==> flow/design.v <==
module TMDS_Encoder (
    input  wire       PixelClk,
    output reg  [9:0] pDataOutRaw,    
    input  wire [7:0] pDataOut,       
    input  wire       pC0,
    input  wire       pC1,
    input  wire       pVde
);
localparam [9:0] kCtlTkn0 = 10'b1101010100;
localparam [9:0] kCtlTkn1 = 10'b0010101011;
localparam [9:0] kCtlTkn2 = 10'b0101010100;
localparam [9:0] kCtlTkn3 = 10'b1010101011;
function [3:0] sum_bits8;
    input [7:0] u;
    integer i;
    begin
        sum_bits8 = 4'd0;
        for (i = 0; i < 8; i = i + 1)
            sum_bits8 = sum_bits8 + {3'b000, u[i]};
    end
endfunction
reg  [7:0] pDataOut_1;
reg  [3:0] n1d_1;
reg        pC0_1, pC1_1, pVde_1;
reg  [8:0] q_m_2;
reg  [3:0] n1q_m_2, n0q_m_2;
reg        pC0_2, pC1_2, pVde_2;
reg  signed [4:0] cnt_t_3;
wire [8:0] q_m_xor_1, q_m_xnor_1, q_m_1;
wire [3:0] n1q_m_1;
always @(posedge PixelClk) begin
    pVde_1     <= pVde;
    n1d_1      <= sum_bits8(pDataOut);
    pDataOut_1 <= pDataOut;
    pC0_1      <= pC0;
    pC1_1      <= pC1;
end
assign q_m_xor_1[0]  = pDataOut_1[0];
assign q_m_xnor_1[0] = pDataOut_1[0];
genvar gi;
generate
    for (gi = 1; gi < 8; gi = gi + 1) begin : encode
        assign q_m_xor_1[gi]  = q_m_xor_1[gi-1] ^ pDataOut_1[gi];
        assign q_m_xnor_1[gi] = ~(q_m_xnor_1[gi-1] ^ pDataOut_1[gi]);
    end
endgenerate
assign q_m_xor_1[8]  = 1'b1;
assign q_m_xnor_1[8] = 1'b0;
assign q_m_1 = (n1d_1 > 4'd4 || (n1d_1 == 4'd4 && pDataOut_1[0] == 1'b0)) ?
               q_m_xnor_1 : q_m_xor_1;
assign n1q_m_1 = sum_bits8(q_m_1[7:0]);
always @(posedge PixelClk) begin
    n1q_m_2 <= n1q_m_1;
    n0q_m_2 <= 4'd8 - n1q_m_1;
    q_m_2   <= q_m_1;
    pC0_2   <= pC0_1;
    pC1_2   <= pC1_1;
    pVde_2  <= pVde_1;
end
wire cond_balanced_2     = (cnt_t_3 == 5'sd0) || (n1q_m_2 == 4'd4);
wire cond_not_balanced_2 = (cnt_t_3 > 5'sd0 && n1q_m_2 > 4'd4) ||
                           (cnt_t_3 < 5'sd0 && n1q_m_2 < 4'd4);
wire [9:0] control_token_2 = (!pC1_2 && !pC0_2) ? kCtlTkn0 :
                             (!pC1_2 &&  pC0_2) ? kCtlTkn1 :
                             ( pC1_2 && !pC0_2) ? kCtlTkn2 :
                                                  kCtlTkn3;
wire [9:0] q_out_2 =
    !pVde_2                            ? control_token_2 :
    (cond_balanced_2 && !q_m_2[8])     ? {~q_m_2[8], q_m_2[8], ~q_m_2[7:0]} :
    (cond_balanced_2 &&  q_m_2[8])     ? {~q_m_2[8], q_m_2[8],  q_m_2[7:0]} :
    cond_not_balanced_2                ? {1'b1,      q_m_2[8], ~q_m_2[7:0]} :
                                         {1'b0,      q_m_2[8],  q_m_2[7:0]};
wire signed [4:0] dc_bias_2 = $signed({1'b0, n0q_m_2}) - $signed({1'b0, n1q_m_2});
wire signed [4:0] cnt_t_2 =
    !pVde_2                        ? 5'sd0 :
    (cond_balanced_2 && !q_m_2[8]) ? cnt_t_3 + dc_bias_2 :
    (cond_balanced_2 &&  q_m_2[8]) ? cnt_t_3 - dc_bias_2 :
    cond_not_balanced_2            ? cnt_t_3 + $signed({3'b000,  q_m_2[8], 1'b0}) + dc_bias_2 :
                                     cnt_t_3 - $signed({3'b000, ~q_m_2[8], 1'b0}) - dc_bias_2;
always @(posedge PixelClk) begin
    cnt_t_3     <= cnt_t_2;
    pDataOutRaw <= q_out_2;    
end
endmodule
module rgb2dvi (
    input  wire        PixelClk,
    input  wire [23:0] vid_pData,
    input  wire        vid_pVDE,
    input  wire        vid_pHSync,
    input  wire        vid_pVSync,
    output wire [9:0]  pDataOutRaw0,    
    output wire [9:0]  pDataOutRaw1,    
    output wire [9:0]  pDataOutRaw2     
);
TMDS_Encoder DataEncoder0 (
    .PixelClk(PixelClk), .pDataOutRaw(pDataOutRaw0),
    .pDataOut(vid_pData[15:8]), .pC0(vid_pHSync), .pC1(vid_pVSync), .pVde(vid_pVDE));
TMDS_Encoder DataEncoder1 (
    .PixelClk(PixelClk), .pDataOutRaw(pDataOutRaw1),
    .pDataOut(vid_pData[7:0]), .pC0(1'b0), .pC1(1'b0), .pVde(vid_pVDE));
TMDS_Encoder DataEncoder2 (
    .PixelClk(PixelClk), .pDataOutRaw(pDataOutRaw2),
    .pDataOut(vid_pData[23:16]), .pC0(1'b0), .pC1(1'b0), .pVde(vid_pVDE));
endmodule
# From RTL to reports: rgb2dvi
# Each step is given for the RTL above and for the edited RTL.
# Lines under "before" count in the file above, lines under "after" in the edited file.
# "delta": "after" minus "before" as printed here. "rel_change_pct": 100 x difference / "before".
# Operators: Yosys type, input widths -> output width; for muxes data width and select width s.
# Not given: n/a
dict set report setup {
  top {rgb2dvi}
  clock {PixelClk}
  library {sky130hd}
  pvt_corner {tt_025C_1v80}
}

# Diff
# The edit as a unified diff against the file above.
# The edit is scripted: it alters the design's behaviour and was not made to optimise anything.
# begin of diff
@@ -53,9 +53,9 @@
     n1q_m_2 <= n1q_m_1;
     n0q_m_2 <= 4'd8 - n1q_m_1;
-    q_m_2   <= q_m_1;
     pC0_2   <= pC0_1;
     pC1_2   <= pC1_1;
     pVde_2  <= pVde_1;
 end
+always @(*) q_m_2 = q_m_1;
 wire cond_balanced_2     = (cnt_t_3 == 5'sd0) || (n1q_m_2 == 4'd4);
 wire cond_not_balanced_2 = (cnt_t_3 > 5'sd0 && n1q_m_2 > 4'd4) ||
# end of diff

# Elaborated design
# Yosys after proc, flatten, opt, wreduce and memory -nomap, before mapping. Enables and synchronous resets that opt folds into registers are not counted as muxes. Memory bits, and registers merged into a memory's read port (data or address), are not among the register bits. Print and check cells are not counted. Equal cells are merged and count once.
# item before after delta rel_change_pct
set word_totals {}
lappend word_totals {ff_bits 138 111 -27 -19.57}
lappend word_totals {word_cells 243 240 -3 -1.23}
lappend word_totals {in_bits 28 28 0 0.00}
# item before after delta rel_change_pct
set op_classes {}
lappend op_classes {equal 6 6 0 0.00}
lappend op_classes {reduce_logical 35 35 0 0.00}
lappend op_classes {compare 15 15 0 0.00}
lappend op_classes {n_logic 69 69 0 0.00}
lappend op_classes {addsub 66 66 0 0.00}
lappend op_classes {muxes 25 25 0 0.00}
# Unchanged operator kinds not shown: 23.

# Logic depth
# Longest topological path by Yosys (ltp), each cell counted once; first at word level (registers and memories cut), then after technology mapping (sequential cells cut; the memories' decode and read muxes count).
# item before after delta rel_change_pct
set logic_depth {}
lappend logic_depth {ltp_word 23 23 0 0.00}
lappend logic_depth {ABC_AREA 0 0 n/a n/a}
lappend logic_depth {ltp_mapped 14 14 0 0.00}
lappend logic_depth {ltp_nobuf 14 14 0 0.00}

# Netlist
# The flow's flattened synthesis, as Yosys stat reports it; memories are mapped. The netlist is that of the ABC_AREA named above (0 if unset); the other value can give another one.
# item before after delta rel_change_pct
set synth_totals {}
lappend synth_totals {stdcells 722 686 -36 -4.99}
lappend synth_totals {seq_area_um2 2702.6 2162.1 -540.5 -20.00}
lappend synth_totals {ff_cells 135 108 -27 -20.00}
lappend synth_totals {buf_cells 8 11 3 37.50}
lappend synth_totals {mapped_area_um2 7348.3 6810.3 -538.0 -7.32}
# cell before after delta rel_change_pct
set by_type {}
lappend by_type {sky130_fd_sc_hd__dfxtp_1 135 108 -27 -20.00}
lappend by_type {sky130_fd_sc_hd__xor2_1 41 22 -19 -46.34}
lappend by_type {sky130_fd_sc_hd__a211oi_1 1 17 16 1600.00}
lappend by_type {sky130_fd_sc_hd__inv_1 123 111 -12 -9.76}
lappend by_type {sky130_fd_sc_hd__xnor2_1 47 56 9 19.15}
lappend by_type {sky130_fd_sc_hd__nor2_1 39 47 8 20.51}
lappend by_type {sky130_fd_sc_hd__mux2i_1 5 10 5 100.00}
lappend by_type {sky130_fd_sc_hd__nand2b_1 5 0 -5 -100.00}
lappend by_type {sky130_fd_sc_hd__xnor2_4 2 7 5 250.00}
lappend by_type {sky130_fd_sc_hd__a21o_1 7 3 -4 -57.14}
lappend by_type {sky130_fd_sc_hd__nand3_1 5 1 -4 -80.00}
lappend by_type {sky130_fd_sc_hd__o211ai_1 5 1 -4 -80.00}
lappend by_type {sky130_fd_sc_hd__a221oi_1 4 0 -4 -100.00}
lappend by_type {sky130_fd_sc_hd__nor2b_1 12 15 3 25.00}
lappend by_type {sky130_fd_sc_hd__and3_1 4 1 -3 -75.00}
lappend by_type {sky130_fd_sc_hd__or3b_2 3 0 -3 -100.00}
lappend by_type {sky130_fd_sc_hd__or3_1 1 4 3 300.00}
lappend by_type {sky130_fd_sc_hd__inv_2 0 3 3 n/a}
# Unchanged cell types not shown: 11.
# The list need not be complete.
# By module: a second synthesis without flattening, with its own total; a netlist apart from the flattened one above.
# item before after delta rel_change_pct
set unflattened {}
lappend unflattened {cells_unflattened 745 718 -27 -3.62}
lappend unflattened {hier_area_um2 7770.0 7379.6 -390.4 -5.02}
# Rows give one instance, submodules left out.
# module seq_area_um2 cells n_inst area_um2
set by_module_before {}
lappend by_module_before {TMDS_Encoder 980.9 248 3 2588.7}
lappend by_module_before {rgb2dvi 0.0 1 1 3.8}
# module seq_area_um2 cells n_inst area_um2
set by_module_after {}
lappend by_module_after {TMDS_Encoder 800.8 239 3 2458.6}
lappend by_module_after {rgb2dvi 0.0 1 1 3.8}

# Timing after synthesis
# Path of least setup slack by OpenSTA after synthesis, without wires, with an ideal clock, recovery checks aside; 20% of the period is set as input and as output delay. Where synthesis merged equal registers, the netlist keeps one of their names.
# item before after delta rel_change_pct
set synth_path {}
lappend synth_path {path_type reg-to-reg reg-to-reg n/a n/a}
lappend synth_path {startpoint {reg DataEncoder1.pDataOut_1[0]} {reg DataEncoder2.pDataOut_1[0]} n/a n/a}
lappend synth_path {endpoint {reg DataEncoder1.n0q_m_2[3]} {reg DataEncoder2.n0q_m_2[3]} n/a n/a}
lappend synth_path {arrival_ns 3.730 3.893 0.163 4.37}
lappend synth_path {path_buffers 0 0 0 n/a}
lappend synth_path {path_delay_ns 3.802 3.965 0.163 4.29}
lappend synth_path {driving_pins 13 13 0 0.00}
lappend synth_path {t_first_pin_ns 0.000 0.000 0.000 n/a}
lappend synth_path {tclk_ns 4.0 4.0 0.0 0.00}
lappend synth_path {required_time_ns 3.928 3.928 0.000 0.00}
lappend synth_path {path_slack_ns 0.199 0.036 -0.163 n/a}
lappend synth_path {setup_time_ns 0.072 0.072 0.000 n/a}
lappend synth_path {synth_period_reached_ns 3.801 3.964 0.163 4.29}
# "path_delay_ns" = arrival - input delay + setup time.
# "driving_pins" counts driving pins, that of a launching flip-flop among them; a cell with two outputs on the path counts twice.
# "synth_period_reached_ns" = period - worst setup slack (recovery checks aside). The figure is calculated, with input and output delays left at 20% of the set period.
# The rows between start and end are the longest chain of elaborated cells between them; the timing report does not say that the signal goes this way. Where chains are equally long, one stands for them.
# A line is the first line of the expression or statement that the cell stems from. Yosys adds cells for indexed reads and writes and turns some case tables into memories.
dict set report synth_between_before {
  cell_sequence {sky130_fd_sc_hd__dfxtp_1 sky130_fd_sc_hd__nand2_1 sky130_fd_sc_hd__a21oi_1 sky130_fd_sc_hd__xnor2_1 sky130_fd_sc_hd__ha_1 sky130_fd_sc_hd__fa_1 sky130_fd_sc_hd__inv_1 sky130_fd_sc_hd__fa_1 sky130_fd_sc_hd__fa_1 sky130_fd_sc_hd__fa_1 sky130_fd_sc_hd__inv_1 sky130_fd_sc_hd__nor3_1 sky130_fd_sc_hd__xor2_1}
  cells_between 32
  cone_classes {add/sub: 8; mux: 1; logic: 21; reduce/logical: 2}
}
# item line_no
set synth_lines_before {}
lappend synth_lines_before {{start: declaration} 22} ;# reg  [7:0] pDataOut_1;
lappend synth_lines_before {{start: assignment} 34} ;# pDataOut_1 <= pDataOut;
lappend synth_lines_before {{end: assignment} 54} ;# n0q_m_2 <= 4'd8 - n1q_m_1;
lappend synth_lines_before {{end: declaration} 26} ;# reg  [3:0] n1q_m_2, n0q_m_2;
# before: No chain of elaborated cells between the ends is given.
dict set report synth_between_after {
  cell_sequence {sky130_fd_sc_hd__dfxtp_1 sky130_fd_sc_hd__or3b_1 sky130_fd_sc_hd__a21oi_4 sky130_fd_sc_hd__xnor2_1 sky130_fd_sc_hd__ha_1 sky130_fd_sc_hd__inv_1 sky130_fd_sc_hd__fa_1 sky130_fd_sc_hd__fa_1 sky130_fd_sc_hd__fa_1 sky130_fd_sc_hd__fa_1 sky130_fd_sc_hd__inv_1 sky130_fd_sc_hd__nor3_1 sky130_fd_sc_hd__xor2_1}
  elab_chain_cells 17
  cells_between 32
  cone_classes {add/sub: 8; mux: 1; logic: 21; reduce/logical: 2}
}
# item line_no
set synth_lines_after {}
lappend synth_lines_after {{start: declaration} 22} ;# reg  [7:0] pDataOut_1;
lappend synth_lines_after {{start: assignment} 34} ;# pDataOut_1 <= pDataOut;
lappend synth_lines_after {{$xor 1x1->1} 44} ;# assign q_m_xnor_1[gi] = ~(q_m_xnor_1[gi-1] ^ pDataOut_1[gi]);
lappend synth_lines_after {{$not 1->1} 44}
lappend synth_lines_after {{$xor 1x1->1} 44}
lappend synth_lines_after {{$not 1->1} 44}
lappend synth_lines_after {{$xor 1x1->1} 44}
lappend synth_lines_after {{$not 1->1} 44}
lappend synth_lines_after {{$xor 1x1->1} 44}
lappend synth_lines_after {{[... 3 more ...]} n/a}
lappend synth_lines_after {{$xor 1x1->1} 44}
lappend synth_lines_after {{$not 1->1} 44}
lappend synth_lines_after {{$xor 1x1->1} 44}
lappend synth_lines_after {{$not 1->1} 44}
lappend synth_lines_after {{$mux 9} 49} ;# assign q_m_1 = (n1d_1 > 4'd4 || (n1d_1 == 4'd4 && pDataOut_1[0] == 1'b0)) ?
lappend synth_lines_after {{$add 4x1->4} 19} ;# sum_bits8 = sum_bits8 + {3'b000, u[i]};
lappend synth_lines_after {{$sub 4x4->4} 54} ;# n0q_m_2 <= 4'd8 - n1q_m_1;
lappend synth_lines_after {{end: assignment} 54}
lappend synth_lines_after {{end: declaration} 26} ;# reg  [3:0] n1q_m_2, n0q_m_2;

# Path in the finished layout
# Path of least setup slack in the final report of each run of pair A (OpenROAD, finished layout, wires in). Where an end is a register, its clock arrival counts in the times.
# item before after delta rel_change_pct
set layout_path {}
lappend layout_path {path_type reg-to-reg reg-to-reg n/a n/a}
lappend layout_path {startpoint {reg DataEncoder0.pDataOut_1[1]} {reg DataEncoder2.pDataOut_1[0]} n/a n/a}
lappend layout_path {endpoint {reg DataEncoder0.n0q_m_2[3]} {reg DataEncoder2.n0q_m_2[3]} n/a n/a}
lappend layout_path {setup_time_ns 0.07 0.07 0.00 n/a}
lappend layout_path {driving_pins 13 13 0 0.00}
lappend layout_path {arrival_ns 3.95 3.96 0.01 0.25}
lappend layout_path {path_slack_ns 0.19 0.13 -0.06 n/a}
lappend layout_path {t_first_pin_ns 0.40 0.34 -0.06 -15.00}
lappend layout_path {path_buffers 0 0 0 n/a}
lappend layout_path {tclk_ns 3.8 3.8 0.0 0.00}
lappend layout_path {required_time_ns 4.13 4.09 -0.04 -0.97}
# The rows between start and end are the longest chain of elaborated cells between them; the timing report does not say that the signal goes this way. Where chains are equally long, one stands for them.
dict set report layout_between_before {
  cell_sequence {sky130_fd_sc_hd__dfxtp_1 sky130_fd_sc_hd__xor2_4 sky130_fd_sc_hd__xor2_2 sky130_fd_sc_hd__xnor2_2 sky130_fd_sc_hd__xnor2_1 sky130_fd_sc_hd__fa_1 sky130_fd_sc_hd__inv_1 sky130_fd_sc_hd__fa_1 sky130_fd_sc_hd__fa_2 sky130_fd_sc_hd__fa_1 sky130_fd_sc_hd__inv_1 sky130_fd_sc_hd__nor3_2 sky130_fd_sc_hd__xor2_1}
  cells_between 29
  cone_classes {add/sub: 8; mux: 1; logic: 20}
}
# item line_no
set layout_lines_before {}
lappend layout_lines_before {{start: declaration} 22} ;# reg  [7:0] pDataOut_1;
lappend layout_lines_before {{start: assignment} 34} ;# pDataOut_1 <= pDataOut;
lappend layout_lines_before {{end: assignment} 54} ;# n0q_m_2 <= 4'd8 - n1q_m_1;
lappend layout_lines_before {{end: declaration} 26} ;# reg  [3:0] n1q_m_2, n0q_m_2;
# before: No chain of elaborated cells between the ends is given.
dict set report layout_between_after {
  cell_sequence {sky130_fd_sc_hd__dfxtp_2 sky130_fd_sc_hd__or3b_4 sky130_fd_sc_hd__a21oi_4 sky130_fd_sc_hd__xnor2_2 sky130_fd_sc_hd__ha_1 sky130_fd_sc_hd__inv_2 sky130_fd_sc_hd__fa_1 sky130_fd_sc_hd__fa_1 sky130_fd_sc_hd__fa_2 sky130_fd_sc_hd__fa_2 sky130_fd_sc_hd__inv_2 sky130_fd_sc_hd__nor3_4 sky130_fd_sc_hd__xor2_1}
  elab_chain_cells 17
  cells_between 32
  cone_classes {add/sub: 8; mux: 1; logic: 21; reduce/logical: 2}
}
# item line_no
set layout_lines_after {}
lappend layout_lines_after {{start: declaration} 22} ;# reg  [7:0] pDataOut_1;
lappend layout_lines_after {{start: assignment} 34} ;# pDataOut_1 <= pDataOut;
lappend layout_lines_after {{$xor 1x1->1} 44} ;# assign q_m_xnor_1[gi] = ~(q_m_xnor_1[gi-1] ^ pDataOut_1[gi]);
lappend layout_lines_after {{$not 1->1} 44}
lappend layout_lines_after {{$xor 1x1->1} 44}
lappend layout_lines_after {{$not 1->1} 44}
lappend layout_lines_after {{$xor 1x1->1} 44}
lappend layout_lines_after {{$not 1->1} 44}
lappend layout_lines_after {{$xor 1x1->1} 44}
lappend layout_lines_after {{[... 3 more ...]} n/a}
lappend layout_lines_after {{$xor 1x1->1} 44}
lappend layout_lines_after {{$not 1->1} 44}
lappend layout_lines_after {{$xor 1x1->1} 44}
lappend layout_lines_after {{$not 1->1} 44}
lappend layout_lines_after {{$mux 9} 49} ;# assign q_m_1 = (n1d_1 > 4'd4 || (n1d_1 == 4'd4 && pDataOut_1[0] == 1'b0)) ?
lappend layout_lines_after {{$add 4x1->4} 19} ;# sum_bits8 = sum_bits8 + {3'b000, u[i]};
lappend layout_lines_after {{$sub 4x4->4} 54} ;# n0q_m_2 <= 4'd8 - n1q_m_1;
lappend layout_lines_after {{end: assignment} 54}
lappend layout_lines_after {{end: declaration} 26} ;# reg  [3:0] n1q_m_2, n0q_m_2;

# Layout results
# Both versions went through the flow (Yosys, OpenROAD) with the same settings in each pair. Constraints: input delay and output delay 20% of the set period each, output load 0.01 pF.
dict set report settings_pair_A {
  CORE_UTILIZATION 40
  period_ns 3.8
  CAP_MARGIN 20
  CORE_MARGIN 2
  SLEW_MARGIN 20
}
# item before after delta rel_change_pct
set measured_pair_A {}
lappend measured_pair_A {design.die.area_um2 19471.4 18084.9 -1386.5 -7.12}
lappend measured_pair_A {final_setup_ws_ns 0.187 0.128 -0.059 n/a}
lappend measured_pair_A {period_reached_ns 3.613 3.672 0.059 1.63}
lappend measured_pair_A {synthArea_um2 7348.3 6810.3 -538.0 -7.32}
lappend measured_pair_A {finish.utilization_frac 0.497 0.49 -0.007 n/a}
lappend measured_pair_A {worst_hold_slack_ns 0.328 0.339 0.011 n/a}
lappend measured_pair_A {cell_area_final_um2 8961.1 8154.1 -807.0 -9.01}
dict set report settings_pair_B {
  ABC_AREA 0
  CAP_MARGIN 0
  CORE_UTILIZATION 62
  CTS_CLUSTER_SIZE 20
  GPL_ROUTABILITY_DRIVEN 0
  GPL_TIMING_DRIVEN 0
  MAX_ROUTING_LAYER {met4}
  SETUP_SLACK_MARGIN -0.4
  SLEW_MARGIN 30
  TNS_END_PERCENT 60
  period_ns 5.35
  CORE_MARGIN 2
}
# item before after delta rel_change_pct
set measured_pair_B {}
lappend measured_pair_B {design.die.area_um2 12738.5 11838.5 -900.0 -7.07}
lappend measured_pair_B {final_setup_ws_ns 1.195 1.090 -0.105 n/a}
lappend measured_pair_B {period_reached_ns 4.155 4.260 0.105 2.53}
lappend measured_pair_B {synthArea_um2 7348.3 6810.3 -538.0 -7.32}
lappend measured_pair_B {finish.utilization_frac 0.756 0.717 -0.039 n/a}
lappend measured_pair_B {worst_hold_slack_ns 0.330 0.335 0.005 n/a}
lappend measured_pair_B {cell_area_final_um2 8705.9 7739.9 -966.0 -11.10}
# "period_reached_ns" means the clock period less the worst setup slack. The figure is calculated, with input and output delays left at 20% of the set period.
